==> flow/design.v <==
module mult32(input clk,
	      input rst,
	      input en,
	      input [31:0] a,
	      input [31:0] b,
	      output [31:0] z,
				output output_ready);
reg [49:0] temp_out ;
reg s_a, s_b, s_z;
reg [9:0] e_a, e_b, e_z;
reg [23:0] m_a, m_b, m_z;
reg guard, round, lonz;
reg [31:0] Z, temp2;
reg out_ready;
reg [31:0] z_q;
reg out_ready_q;
reg [5:0] diff2;
reg [15:0] val16;
reg [7:0] val8;
reg [3:0] val4;
always@(posedge clk)
begin
	if(rst == 1)
	begin
		Z = 32'd0;
		out_ready = 0;
	end
	else if(en == 0)
	begin
		out_ready = 0;
	end
	else if(en == 1)
	begin 
		s_a = a[31];
		s_b = b[31];
		e_a = a[30:23] - 127;
		e_b = b[30:23] - 127;
		m_a[22:0] = a[22:0];
		m_b[22:0] = b[22:0];
		m_a[23] = 1;
		m_b[23] = 1;
		if((e_a == 128 && m_a[22:0] != 0) || (e_b == 128 && m_b[22:0] != 0))
		begin
			Z[31] = 1;
			Z[30:23] = 8'hff;
			Z[22] = 1;
			Z[21:0] = 0;
			out_ready = 1;
		end
		else if(e_a == 128)
		begin
			if(($signed(e_b) == -127) && (m_b[22:0] == 0))
			begin
				Z[31] = 1;
				Z[30:23] = 8'hff;
				Z[22] = 1;
				Z[21:0] = 0;
				out_ready = 1;
			end
			else
			begin
				Z[31] = s_a ^ s_b;
				Z[30:23] = 8'hff;
				Z[22:0] = 0;
				out_ready = 1;
			end
		end
		else if(e_b == 128)
		begin
			if(($signed(e_a) == -127) && (m_a[22:0] == 0))
			begin
				Z[31] = 1;
				Z[30:23] = 8'hff;
				Z[22] = 1;
				Z[21:0] = 0;
				out_ready = 1;
			end
			else
			begin
				Z[31] = s_a ^ s_b;
				Z[30:23] = 8'hff;
				Z[22:0] = 0;
				out_ready = 1;
			end
		end
		else if($signed(e_a) == -127 && m_a[22:0] == 23'd0)  	
		begin	   
			Z[31] = s_a ^ s_b;
			Z[30:23] = 0;
			Z[22:0] = 0;
			out_ready = 1;
		end
		else if($signed(e_b) == -127 && m_b[22:0] == 23'd0)	
		begin	   
			Z[31] = s_a ^ s_b;
			Z[30:23] = 0;
			Z[22:0] = 0;
			out_ready = 1;
		end
		else
		begin
			s_z = s_a ^ s_b;
			e_z = e_a + e_b + 1;
			temp_out = m_a * m_b * 4;
			m_z = temp_out [49:26];
			guard = temp_out [25];
			round = temp_out [24];
			lonz = (temp_out[23:0] != 0);
			if(m_z[23] == 0)
			begin
				temp2 [23:0] = m_z[23:0];
				temp2 [31:24] = 0;
				if (temp2 == 0)
				begin 
					diff2 = 32;
				end
				else
				begin
    			diff2[5] = 1'b0;
  		  	diff2[4] = (temp2[31:16] == 16'b0);
    			val16 = diff2[4] ? temp2[15:0] : temp2[31:16];
    			diff2[3] = (val16[15:8] == 8'b0);
    			val8 = diff2[3] ? val16[7:0] : val16 [15:8];
    			diff2[2] = (val8[7:4] == 4'b0);
    			val4 = diff2[2] ? val8[3:0] : val8[7:4];
    			diff2[1] = (val4[3:2] == 2'b0);
    			diff2[0] = diff2[1] ? ~val4[1] : ~val4[3];
				end
				m_z = m_z << (diff2 - 8);
				e_z = e_z - (diff2 - 8);
			end
			if (guard && (round | lonz | m_z[0]))
			begin
				m_z = m_z + 1;
				if(m_z == 24'hffffff)
				begin
					e_z = e_z + 1;
				end
			end
			Z[22:0] = m_z [22:0];
			Z[31:23] = e_z [7:0] + 127;	
			Z[31] = s_z;
			if($signed(e_z) < -126)
			begin
				Z[31:0] = 0; 
			end
			if($signed(e_z) == -126 && m_z[23] == 0)
			begin
				Z[30:23] = 0;
			end	
			if($signed(e_z) > 127)
			begin
				Z[22:0] = 0;
				Z[30:23] = 8'hff;
				Z[31] = s_z;
			end
			out_ready = 1;		
		end
	end
	z_q <= Z;
	out_ready_q <= out_ready;
end
assign z = z_q;
assign output_ready = out_ready_q;
endmodule	
module adder32(input clk,
						 input rst,
						 input en,
						 input [31:0] a,
						 input [31:0] b,
						 output [31:0] z,
						 output output_ready);
reg s_a, s_b, s_z;
reg [9:0] e_a, e_b, e_z, e_min, diff;
reg [26:0] m_a, m_b;
reg [23:0] m_z;
reg [27:0] temp;
reg guard, round, lonz;
reg [31:0] Z, temp2;
reg out_ready;
reg [31:0] z_q;
reg out_ready_q;
reg [5:0] diff2;
reg [15:0] val16;
reg [7:0] val8;
reg [3:0] val4;
always@(posedge clk)
begin		
	if(rst == 1)
	begin
		diff = 0;
		diff2 = 0;
		Z = 32'd0;
		out_ready = 0;
		temp = 0;
	end
	else if (en == 0)
	begin
		out_ready = 0;
	end
	else if (en == 1)
	begin
		s_a = a[31];
		s_b = b[31];
		e_a = a[30:23] - 127;
		e_b = b[30:23] - 127;
		m_a[26] = 1;
		m_b[26] = 1;
		m_a [25:3]= a[22:0];
		m_b [25:3]= b[22:0];
		m_a [2:0] = 3'd0;
		m_b [2:0] = 3'd0;
		if((e_a == 128 && m_a[25:0] != 0) || (e_b == 128 && m_b[25:0] != 0))
		begin
			Z[31] = 1;
			Z[30:23] = 8'hff;
			Z[22] = 1;
			Z[21:0] = 0;
			out_ready = 1;
		end
		else if(e_a == 128)
		begin
			Z[31] = s_a;
			Z[30:23] = 8'hff;
			Z[22:0] = 0;
			out_ready = 1;
		end
		else if(e_b == 128)
		begin
			Z[31] = s_b;
			Z[30:23] = 8'hff;
			Z[22:0] = 0;
			out_ready = 1;
		end
		else if(($signed(e_a) == -127 && m_a[25:0] == 0) && ($signed(e_b) == -127 && m_b[25:0] == 0))
		begin	   
			Z[31] = s_a & s_b;
			Z[30:23] = 0;
			Z[22:0] = 0;
			out_ready = 1;
		end
		else if($signed(e_a) == -127 && m_a[25:0] == 0) 	
		begin	   
			Z[31] = s_b;
			Z[30:23] = e_b[7:0] + 127;
			Z[22:0] = m_b[25:3];
			out_ready = 1;
		end
		else if($signed(e_b) == -127 && m_b[25:0] == 0)  	
		begin	   
			Z[31] = s_a;
			Z[30:23] = e_a[7:0] + 127;
			Z[22:0] = m_a[25:3];
			out_ready = 1;
		end
		else if(($signed(e_a) == $signed(e_b)) && (m_a == m_b) && (s_a != s_b))			
		begin
			Z[31] = 0;
			Z[30:23] = 0;
			Z[22:0] = 0;
			out_ready = 1;
		end
		else
		begin
			if($signed(e_a) > $signed(e_b))
			begin
				diff = e_a - e_b;
				e_b = e_b + diff;
				m_b = m_b >> diff;
				m_b[0] = m_b[0] | m_b[1];
			end
			else if ($signed(e_a) < $signed(e_b))
			begin
				diff = e_b - e_a;
				e_a = e_a + diff;
				m_a = m_a >> diff;
				m_a[0] = m_a[0] | m_a[1];
			end
			e_z = e_a;
			if(s_a == s_b)
			begin
				temp = m_a + m_b;
				s_z = s_a;
			end
			else
			begin
				if(m_a >= m_b)
				begin
					temp = m_a - m_b;
					s_z = s_a;
				end
				else
				begin
					temp = m_b - m_a;
					s_z = s_b;
				end
			end
			if(temp[27] == 1)
			begin
				m_z = temp[27:4];
				e_z = e_z + 1;
				guard = temp[3];
				round = temp[2];
				lonz = temp[1] | temp[0];
			end
			else
			begin
				m_z = temp[26:3];
				guard = temp[2];
				round = temp[1];
				lonz = temp[0];
				m_z[0] = guard;
			end
			if(m_z [23] == 0)
			begin
				temp2 [23:0] = m_z;
				temp2 [31:24] = 0;
				if (temp2 == 0)
				begin 
					diff2 = 32;
				end
				else
				begin
    			diff2[5] = 1'b0;
  		  	diff2[4] = (temp2[31:16] == 16'b0);
    			val16 = diff2[4] ? temp2[15:0] : temp2[31:16];
    			diff2[3] = (val16[15:8] == 8'b0);
    			val8 = diff2[3] ? val16[7:0] : val16 [15:8];
    			diff2[2] = (val8[7:4] == 4'b0);
    			val4 = diff2[2] ? val8[3:0] : val8[7:4];
    			diff2[1] = (val4[3:2] == 2'b0);
    			diff2[0] = diff2[1] ? ~val4[1] : ~val4[3];
				end
				m_z = m_z << (diff2 - 8);
				e_z = e_z - (diff2 - 8);
			end
			if(guard && (round | lonz | m_z[0]))
			begin
				m_z = m_z + 1;
				if(m_z == 24'hffffff)
				begin
					e_z = e_z + 1;
				end
			end
			Z[22:0] = m_z [22:0];
			Z[30:23] = e_z[7:0] + 127;	
			Z[31] = s_z;
			if($signed(e_z) < -126)
			begin
				Z[31:0] = 0; 
			end
			if($signed(e_z) == -127 && m_z[23] == 0)
				Z[30:23] = 0;
			if ($signed(e_z) == -127 && m_z[23:0] == 24'h0)
			          Z[31] = 0;  
			if($signed(e_z) > 127)
			begin
				Z[22:0] = 0;
				Z[30:23] = 8'hff;
				Z[31] = s_z;
			end
			out_ready = 1;	
		end
	end
	z_q <= Z;
	out_ready_q <= out_ready;
end
assign z = z_q;
assign output_ready = out_ready_q;
endmodule
module PE (input [31:0] x, input [31:0] w, input [31:0] acc, output reg [31:0] res, input clk, output reg [31:0] wout);
  reg [31:0] S1;
  wire [31:0] addout,multout;
  always @(posedge clk) begin
    res <= addout;
    wout <= w;
  end
mult32 m1(.clk(clk),.en(1'b1),.rst(1'b0),.a(x),.b(w),.z(multout),.output_ready());
adder32 a1(.clk(clk),.en(1'b1),.rst(1'b0),.a(multout),.b(acc),.z(addout),.output_ready());
endmodule
Wiki page: PE / tool data

* Tool chain data of PE
Tool output for the design above before and after an edit, in the order of the flow.
Lines under "original" count in the file above, lines under "edited" in the edited file.
"difference": "edited" minus "original" as printed here. "rel. change": 100 x difference / "original".
Operators: Yosys type, input widths -> output width; for muxes data width and select width s.
Cell names lack the library's common part.
The mark n/a stands for no value.
- Top :: PE
- Clock :: clk
- Standard-cell library :: sky130hd
- Timing corner :: tt_025C_1v80

* The edit
Unified diff, file above to edited file.
This change comes from a script, not from a designer; no optimisation was intended.
#+begin_src diff
@@ -174,5 +174,5 @@
 reg [9:0] e_a, e_b, e_z, e_min, diff;
 reg [26:0] m_a, m_b;
-reg [23:0] m_z;
+reg [47:0] m_z;
 reg [27:0] temp;
 reg guard, round, lonz;
#+end_src

* Word-level counts
Source: Yosys, flattened and elaborated, memories not mapped. Widths are those after wreduce. Registers that Yosys merges into a memory's read port (data or address) are not register bits. Print and check cells do not count. Equal cells are merged and count once.
** Word-level totals
- output and inout port bits :: original 64, edited 64, difference 0, rel. change 0.00%
- input bits :: original 97, edited 97, difference 0, rel. change 0.00%
- elaborated cells :: original 413, edited 413, difference 0, rel. change 0.00%
- register bits after elaboration :: original 128, edited 128, difference 0, rel. change 0.00%
** Operators by class
- equal/unequal tests :: original 16, edited 16, difference 0, rel. change 0.00%
- add/subtract/negate cells :: original 25, edited 25, difference 0, rel. change 0.00%
- shift-type cells :: original 4, edited 4, difference 0, rel. change 0.00%
- bitwise operators :: original 15, edited 15, difference 0, rel. change 0.00%
- $lt $le $gt $ge :: original 7, edited 7, difference 0, rel. change 0.00%
- reductions and logical operators :: original 42, edited 42, difference 0, rel. change 0.00%
- multiplexer cells :: original 295, edited 295, difference 0, rel. change 0.00%
- multipliers :: original 1, edited 1, difference 0, rel. change 0.00%
** Operators with widths
- $mux 24 :: original 28, edited 20, difference -8, rel. change -28.57%
- $mux 48 :: original 0, edited 8, difference +8
- $mux 23 :: original 18, edited 11, difference -7, rel. change -38.89%
- $mux 47 :: original 0, edited 7, difference +7
- $add 24x1->24 const B :: original 2, edited 1, difference -1, rel. change -50.00%
- $eq 24x24->1 const B :: original 2, edited 1, difference -1, rel. change -50.00%
- $shl 24x32->24 :: original 2, edited 1, difference -1, rel. change -50.00%
- $add 48x1->48 const B :: original 0, edited 1, difference +1
- $eq 48x24->1 const B :: original 0, edited 1, difference +1
- $shl 48x32->48 :: original 0, edited 1, difference +1
- $mux 1 :: original 156, edited 156, difference 0, rel. change 0.00%
- $mux 10 :: original 47, edited 47, difference 0, rel. change 0.00%
- $logic_and 1x1->1 :: original 16, edited 16, difference 0, rel. change 0.00%
- $mux 8 :: original 12, edited 12, difference 0, rel. change 0.00%
- $mux 26 :: original 9, edited 9, difference 0, rel. change 0.00%
- $mux 28 :: original 9, edited 9, difference 0, rel. change 0.00%
- $mux 27 :: original 8, edited 8, difference 0, rel. change 0.00%
- $or 1x1->1 :: original 7, edited 7, difference 0, rel. change 0.00%
- $eq 10x8->1 const B :: original 6, edited 6, difference 0, rel. change 0.00%
- $not 1->1 :: original 6, edited 6, difference 0, rel. change 0.00%
- $add 10x1->10 const B :: original 4, edited 4, difference 0, rel. change 0.00%
- $add 8x7->8 const B :: original 4, edited 4, difference 0, rel. change 0.00%
- $eq 9x8->1 const B :: original 4, edited 4, difference 0, rel. change 0.00%
- $logic_not 23->1 :: original 4, edited 4, difference 0, rel. change 0.00%
- $logic_not 8->1 :: original 4, edited 4, difference 0, rel. change 0.00%
- $mux 32 :: original 4, edited 4, difference 0, rel. change 0.00%
- $reduce_bool 23->1 :: original 4, edited 4, difference 0, rel. change 0.00%
- $sub 8x7->9 const B :: original 4, edited 4, difference 0, rel. change 0.00%
Not every row of either side is listed.

* Longest topological paths
Depth = most cells in a row (Yosys ltp): at word level without a register or memory, in the mapped netlist without a sequential cell, where the memories' decode and read muxes count.
** Logic depth
- word-level depth :: original 79, edited 79, difference 0, rel. change 0.00%
- ABC_AREA :: original 0, edited 0
- gate-level depth with buffers :: original 74, edited 73, difference -1, rel. change -1.35%
- mapped depth without buffers :: original 65, edited 63, difference -2, rel. change -3.08%

* Synthesis result
Source: synth_stat.txt of the flow (Yosys; design flattened, memories mapped). It holds for the ABC_AREA given above (unset counts as 0); a run with the other value may have another netlist.
** Synthesis totals
- mapped flip-flops :: original 128, edited 128, difference 0, rel. change 0.00%
- buffers :: original 332, edited 293, difference -39, rel. change -11.75%
- sequential area (um^2) :: original 2562.5, edited 2562.5, difference 0.0, rel. change 0.00%
- mapped area (um^2) :: original 43555.5, edited 42924.9, difference -630.6, rel. change -1.45%
- cell count :: original 5783, edited 5656, difference -127, rel. change -2.20%
** Cell types
- nor2_1 :: original 425, edited 364, difference -61, rel. change -14.35%
- nand2_1 :: original 717, edited 678, difference -39, rel. change -5.44%
- clkbuf_1 :: original 262, edited 227, difference -35, rel. change -13.36%
- a21oi_1 :: original 315, edited 288, difference -27, rel. change -8.57%
- a21o_1 :: original 70, edited 95, difference +25, rel. change +35.71%
- a22oi_1 :: original 11, edited 36, difference +25, rel. change +227.27%
- nor4_1 :: original 62, edited 82, difference +20, rel. change +32.26%
- inv_1 :: original 649, edited 666, difference +17, rel. change +2.62%
- nor3_1 :: original 133, edited 147, difference +14, rel. change +10.53%
- o21bai_1 :: original 56, edited 42, difference -14, rel. change -25.00%
- nor2b_1 :: original 39, edited 26, difference -13, rel. change -33.33%
- o211ai_1 :: original 67, edited 55, difference -12, rel. change -17.91%
- nand4_1 :: original 66, edited 78, difference +12, rel. change +18.18%
- a31oi_1 :: original 56, edited 68, difference +12, rel. change +21.43%
- o221a_2 :: original 1, edited 12, difference +11, rel. change +1100.00%
- nand3_1 :: original 159, edited 149, difference -10, rel. change -6.29%
- mux2_2 :: original 23, edited 32, difference +9, rel. change +39.13%
- a32oi_1 :: original 21, edited 12, difference -9, rel. change -42.86%
Not every row of either side is listed.
The figures by module come from a second, unflattened synthesis with its own total; it is not the netlist above.
** Second synthesis, totals
- cells (unflattened synthesis) :: original 6136, edited 5871, difference -265, rel. change -4.32%
- area (unflattened synthesis) (um^2) :: original 46320.7, edited 44695.4, difference -1625.3, rel. change -3.51%
Each row is one instance without its submodules.
** Modules, original
- mult32 :: instances 1, cells 3112, sequential area 660.6 um^2, area 25938.6 um^2
- adder32 :: instances 1, cells 2958, sequential area 660.6 um^2, area 19093.3 um^2
- PE :: instances 1, cells 66, sequential area 1281.2 um^2, area 1288.7 um^2
** Modules, edited
- mult32 :: instances 1, cells 3112, sequential area 660.6 um^2, area 25938.6 um^2
- adder32 :: instances 1, cells 2693, sequential area 660.6 um^2, area 17468.0 um^2
- PE :: instances 1, cells 66, sequential area 1281.2 um^2, area 1288.7 um^2

* Path before layout
Path of least setup slack by OpenSTA after synthesis, without wires, with an ideal clock, recovery checks aside; 20% of the period is set as input and as output delay. Where synthesis merged equal registers, the netlist keeps one of their names.
** Timing path post-synthesis
- path type :: original input to register, edited input to register
- start :: original input port acc[27], edited input port w[12]
- end :: original register a1.z_q[28], edited register m1.z_q[0]
- arrival (ps) :: original 16735, edited 17274, difference +539, rel. change +3.22%
- data required time (ps) :: original 17942, edited 17872, difference -70, rel. change -0.39%
- launch time at the first pin (ps) :: original 3600, edited 3600, difference 0, rel. change 0.00%
- library setup time (ps) :: original 58, edited 128, difference +70
- delay of the path (ps) :: original 13193, edited 13802, difference +609, rel. change +4.62%
- stages on the path :: original 71, edited 53, difference -18, rel. change -25.35%
- external input delay (ps) :: original 3600, edited 3600, difference 0, rel. change 0.00%
- setup slack (ps) :: original 1207, edited 599, difference -608
- buffers on the path :: original 9, edited 4, difference -5, rel. change -55.56%
- period (ps) :: original 18000, edited 18000, difference 0, rel. change 0.00%
- synthesis period reached (ps) :: original 16793, edited 17401, difference +608, rel. change +3.62%
"delay of the path" is the arrival time less input delay plus setup time.
"stages on the path" counts driving pins, that of a launching flip-flop among them; a cell with two outputs on the path counts twice.
"synthesis period reached" = period - worst setup slack (recovery checks aside). The figure is calculated, with input and output delays left at 20% of the set period.
Between the ends stands the longest chain of elaborated cells between them, by number of cells; it is not shown to be the way that was timed. Of several equally long chains one is given.
A line is the first line of the expression or statement that the cell stems from. Yosys adds cells for indexed reads and writes and turns some case tables into memories.
Between the ends, post-synthesis, original:
- Path through :: buf_2 > nand2_1 > nor2_1 > xnor2_1 > inv_1 > ha_1 > inv_1 > nor3_1 > a221o_1 > o211ai_2 > a31o_2 > buf_2 > nor2_1 > clkbuf_1 > buf_1 > buf_1 > a21oi_1 > nand2_1 > (+35 left out) > ha_1 > and2_1 > and2_1 > buf_2 > xnor2_1 > nand4_1 > a2111oi_0 > nand3_1 > nor3_1 > xnor2_1 > inv_1 > ha_1 > nand2_1 > o211a_1 > a2111oi_2 > or4_1 > a31oi_1 > a211o_1
- Cells in the longest elaborated chain :: 77
- Elaborated cells on any way between the ends :: 239
- Those cells by class :: add/sub (14); compare (5); eq/ne (5); shift (3); mux (190); logic (8); reduce/logical (14)
** Ends and longest elaborated chain, post-synthesis, original
- start: declaration :: RTL line 371 : module PE (input [31:0] x, input [31:0] w, input [31:0] acc, output reg [31:0] res, input clk, output reg [31: ...
- $sub 8x7->9 :: RTL line 206 : e_b = b[30:23] - 127;
- $sub 9x9->10 :: RTL line 274 : diff = e_b - e_a;
- $shr 27x10->27 :: RTL line 276 : m_a = m_a >> diff;
- $or 1x1->1 :: RTL line 277 : m_a[0] = m_a[0] | m_a[1];
- $mux 1 :: RTL line 272 : else if ($signed(e_a) < $signed(e_b))
- $mux 27 :: RTL line 265 : if($signed(e_a) > $signed(e_b))
- $mux 27 :: RTL line 256 : else if(($signed(e_a) == $signed(e_b)) && (m_a == m_b) && (s_a != s_b))
- (+63 left out)
- $mux 32 :: RTL line 348 : if($signed(e_z) < -126)
- $mux 8 :: RTL line 352 : if($signed(e_z) == -127 && m_z[23] == 0)
- $mux 8 :: RTL line 356 : if($signed(e_z) > 127)
- $mux 8 :: RTL line 256
- $mux 8 :: RTL line 249 : else if($signed(e_b) == -127 && m_b[25:0] == 0)
- $mux 8 :: RTL line 242 : else if($signed(e_a) == -127 && m_a[25:0] == 0)
- $mux 8 :: RTL line 235 : else if(($signed(e_a) == -127 && m_a[25:0] == 0) && ($signed(e_b) == -127 && m_b[25:0] == 0))
- end: assignment :: RTL line 365 : z_q <= Z;
- end: declaration :: RTL line 181 : reg [31:0] z_q;
Between the ends, post-synthesis, edited:
- Path through :: clkbuf_1 > clkbuf_1 > nand2_1 > fa_1 > inv_1 > fa_1 > inv_1 > fa_1 > inv_1 > fa_1 > inv_1 > fa_1 > fa_1 > inv_1 > fa_1 > ha_1 > a21o_1 > a21o_1 > (+17 left out) > ha_1 > nand2b_1 > nor3_1 > o21ai_1 > a211oi_1 > a311oi_1 > a2111oi_0 > nor3b_1 > xnor2_1 > a21oi_1 > or4b_2 > a2111oi_0 > xnor2_1 > o21ai_0 > o21ai_0 > nand4bb_1 > clkbuf_1 > nor2_1
- Cells in the longest elaborated chain :: 35
- Elaborated cells on any way between the ends :: 97
- Those cells by class :: add/sub (4); mul (1); compare (2); eq/ne (1); shift (1); mux (71); logic (4); reduce/logical (13)
** Ends and longest elaborated chain, post-synthesis, edited
- start: declaration :: RTL line 371 : module PE (input [31:0] x, input [31:0] w, input [31:0] acc, output reg [31:0] res, input clk, output reg [31: ...
- $mul 24x24->48 :: RTL line 104 : temp_out = m_a * m_b * 4;
- $logic_not 8->1 :: RTL line 120 : diff2[4] = (temp2[31:16] == 16'b0);
- $mux 16 :: RTL line 121 : val16 = diff2[4] ? temp2[15:0] : temp2[31:16];
- $logic_not 8->1 :: RTL line 122 : diff2[3] = (val16[15:8] == 8'b0);
- $mux 8 :: RTL line 123 : val8 = diff2[3] ? val16[7:0] : val16 [15:8];
- $logic_not 4->1 :: RTL line 124 : diff2[2] = (val8[7:4] == 4'b0);
- $mux 4 :: RTL line 125 : val4 = diff2[2] ? val8[3:0] : val8[7:4];
- (+21 left out)
- $mux 10 :: RTL line 93 : else if($signed(e_b) == -127 && m_b[22:0] == 23'd0)
- $mux 10 :: RTL line 86 : else if($signed(e_a) == -127 && m_a[22:0] == 23'd0)
- $mux 10 :: RTL line 68 : else if(e_b == 128)
- $mux 10 :: RTL line 50 : else if(e_a == 128)
- $mux 10 :: RTL line 42 : if((e_a == 128 && m_a[22:0] != 0) || (e_b == 128 && m_b[22:0] != 0))
- $gt 10x8->1 :: RTL line 151 : if($signed(e_z) > 127)
- $reduce_or 7->1
- end: assignment :: RTL line 160 : z_q <= Z;
- end: declaration :: RTL line 15 : reg [31:0] z_q;

* Path in the finished layout
Path of least setup slack in the final report of each run of set A (OpenROAD, finished layout, wires in). Where an end is a register, its clock arrival counts in the times.
The report prints the path's times to 10 ps; the period is as set.
** Timing path post-layout
- path type :: original input to register, edited input to register
- start :: original input port acc[24], edited input port acc[23]
- end :: original register a1.z_q[28], edited register a1.z_q[25]
- stages on the path :: original 69, edited 60, difference -9, rel. change -13.04%
- data required time (ps) :: original 18020, edited 17960, difference -60, rel. change -0.33%
- launch time at the first pin (ps) :: original 3520, edited 3520, difference 0, rel. change 0.00%
- arrival (ps) :: original 17430, edited 17330, difference -100, rel. change -0.57%
- setup slack (ps) :: original 580, edited 630, difference +50
- buffers on the path :: original 13, edited 10, difference -3, rel. change -23.08%
- period (ps) :: original 17600, edited 17600, difference 0, rel. change 0.00%
- external input delay (ps) :: original 3520, edited 3520, difference 0, rel. change 0.00%
- library setup time (ps) :: original 50, edited 140, difference +90
Between the ends stands the longest chain of elaborated cells between them, by number of cells; it is not shown to be the way that was timed. Of several equally long chains one is given.
Between the ends, post-layout, original:
- Path through :: clkdlybuf4s50_1 > nand3_2 > buf_4 > xnor2_1 > ha_1 > buf_4 > nor2_1 > a21oi_1 > maj3_1 > a21oi_1 > o31ai_2 > xnor2_1 > nand4bb_1 > buf_4 > o22ai_1 > buf_12 > and4_1 > a21oi_1 > (+33 left out) > a211oi_1 > buf_4 > a21boi_0 > buf_4 > o32ai_1 > and3_1 > nor2_1 > nor3_1 > buf_4 > xnor2_1 > inv_1 > ha_1 > nand2_1 > o211a_1 > a2111oi_2 > or4_1 > a31oi_1 > a211o_1
- Cells in the longest elaborated chain :: 77
- Elaborated cells on any way between the ends :: 239
- Those cells by class :: add/sub (14); compare (5); eq/ne (5); shift (3); mux (190); logic (8); reduce/logical (14)
** Ends and longest elaborated chain, post-layout, original
- start: declaration :: RTL line 371 : module PE (input [31:0] x, input [31:0] w, input [31:0] acc, output reg [31:0] res, input clk, output reg [31: ...
- $sub 8x7->9 :: RTL line 206 : e_b = b[30:23] - 127;
- $sub 9x9->10 :: RTL line 274 : diff = e_b - e_a;
- $shr 27x10->27 :: RTL line 276 : m_a = m_a >> diff;
- $or 1x1->1 :: RTL line 277 : m_a[0] = m_a[0] | m_a[1];
- $mux 1 :: RTL line 272 : else if ($signed(e_a) < $signed(e_b))
- $mux 27 :: RTL line 265 : if($signed(e_a) > $signed(e_b))
- $mux 27 :: RTL line 256 : else if(($signed(e_a) == $signed(e_b)) && (m_a == m_b) && (s_a != s_b))
- (+63 left out)
- $mux 32 :: RTL line 348 : if($signed(e_z) < -126)
- $mux 8 :: RTL line 352 : if($signed(e_z) == -127 && m_z[23] == 0)
- $mux 8 :: RTL line 356 : if($signed(e_z) > 127)
- $mux 8 :: RTL line 256
- $mux 8 :: RTL line 249 : else if($signed(e_b) == -127 && m_b[25:0] == 0)
- $mux 8 :: RTL line 242 : else if($signed(e_a) == -127 && m_a[25:0] == 0)
- $mux 8 :: RTL line 235 : else if(($signed(e_a) == -127 && m_a[25:0] == 0) && ($signed(e_b) == -127 && m_b[25:0] == 0))
- end: assignment :: RTL line 365 : z_q <= Z;
- end: declaration :: RTL line 181 : reg [31:0] z_q;
Between the ends, post-layout, edited:
- Path through :: clkdlybuf4s50_1 > inv_1 > ha_1 > buf_4 > fa_1 > nand3_1 > nand2_1 > maj3_1 > a21oi_4 > o21ai_1 > xor2_2 > nor4_2 > buf_4 > nor2_1 > buf_4 > nor3_1 > a31oi_1 > a211oi_1 > (+24 left out) > o21ai_0 > o21ai_0 > mux4_2 > mux2i_1 > and4_1 > o2111ai_1 > a2111oi_1 > nand4_1 > or3_4 > o21ai_2 > o21ai_2 > ha_1 > xnor2_1 > xnor2_2 > buf_4 > nor3_1 > o31ai_2 > nand3_1
- Cells in the longest elaborated chain :: 77
- Elaborated cells on any way between the ends :: 239
- Those cells by class :: add/sub (14); compare (5); eq/ne (5); shift (3); mux (190); logic (8); reduce/logical (14)
** Ends and longest elaborated chain, post-layout, edited
- start: declaration :: RTL line 371 : module PE (input [31:0] x, input [31:0] w, input [31:0] acc, output reg [31:0] res, input clk, output reg [31: ...
- $sub 8x7->9 :: RTL line 206 : e_b = b[30:23] - 127;
- $sub 9x9->10 :: RTL line 274 : diff = e_b - e_a;
- $shr 27x10->27 :: RTL line 276 : m_a = m_a >> diff;
- $or 1x1->1 :: RTL line 277 : m_a[0] = m_a[0] | m_a[1];
- $mux 1 :: RTL line 272 : else if ($signed(e_a) < $signed(e_b))
- $mux 27 :: RTL line 265 : if($signed(e_a) > $signed(e_b))
- $mux 27 :: RTL line 256 : else if(($signed(e_a) == $signed(e_b)) && (m_a == m_b) && (s_a != s_b))
- (+63 left out)
- $mux 32 :: RTL line 348 : if($signed(e_z) < -126)
- $mux 8 :: RTL line 352 : if($signed(e_z) == -127 && m_z[23] == 0)
- $mux 8 :: RTL line 356 : if($signed(e_z) > 127)
- $mux 8 :: RTL line 256
- $mux 8 :: RTL line 249 : else if($signed(e_b) == -127 && m_b[25:0] == 0)
- $mux 8 :: RTL line 242 : else if($signed(e_a) == -127 && m_a[25:0] == 0)
- $mux 8 :: RTL line 235 : else if(($signed(e_a) == -127 && m_a[25:0] == 0) && ($signed(e_b) == -127 && m_b[25:0] == 0))
- end: assignment :: RTL line 365 : z_q <= Z;
- end: declaration :: RTL line 181 : reg [31:0] z_q;

* Measured runs
Both versions went through the flow (Yosys, OpenROAD) with the same settings in each pair. Constraints: input delay and output delay 20% of the set period each, output load 0.01 pF.
Settings, set A:
- CORE_UTILIZATION :: 40
- period_ns :: 17.6
- CAP_MARGIN :: 20
- CORE_MARGIN :: 2
- SLEW_MARGIN :: 20
** Measured results, set A
- synthesized cell area (um^2) :: original 43555.5, edited 42924.9, difference -630.6, rel. change -1.45%
- post-layout utilization (%) :: original 47.6, edited 48.3, difference +0.7
- smallest setup slack (ps) :: original 584, edited 626, difference +42
- sum of negative setup slack (ps) :: original 0, edited 0, difference 0
- smallest hold slack (ps) :: original 322, edited 294, difference -28
- full die area (um^2) :: original 111546.0, edited 109949.0, difference -1597.0, rel. change -1.43%
- standard-cell area of the final layout (um^2) :: original 51564.5, edited 51533.2, difference -31.3, rel. change -0.06%
- period reached (ps) :: original 17016, edited 16974, difference -42, rel. change -0.25%
Settings, set B:
- ABC_AREA :: 0
- CAP_MARGIN :: 35
- CELL_PAD_IN_SITES_DETAIL_PLACEMENT :: 1
- CORE_ASPECT_RATIO :: 0.98
- CORE_UTILIZATION :: 50
- CTS_CLUSTER_DIAMETER :: 54
- GPL_ROUTABILITY_DRIVEN :: 0
- GPL_TIMING_DRIVEN :: 1
- MIN_ROUTING_LAYER :: met1
- PLACE_DENSITY :: 0.39
- SETUP_SLACK_MARGIN :: 4.84
- period_ns :: 26.2
- CORE_MARGIN :: 2
- SLEW_MARGIN :: 20
** Measured results, set B
- synthesized cell area (um^2) :: original 43555.5, edited 42924.9, difference -630.6, rel. change -1.45%
- post-layout utilization (%) :: original 54.6, edited 54.9, difference +0.3
- smallest setup slack (ps) :: original 5421, edited 5336, difference -85
- sum of negative setup slack (ps) :: original 0, edited 0, difference 0
- smallest hold slack (ps) :: original 327, edited 326, difference -1
- full die area (um^2) :: original 89487.8, edited 88209.1, difference -1278.7, rel. change -1.43%
- standard-cell area of the final layout (um^2) :: original 47324.1, edited 46743.6, difference -580.5, rel. change -1.23%
- period reached (ps) :: original 20779, edited 20864, difference +85, rel. change +0.41%
"period reached" = clock period - worst setup slack. The figure is calculated, with input and output delays left at 20% of the set period.
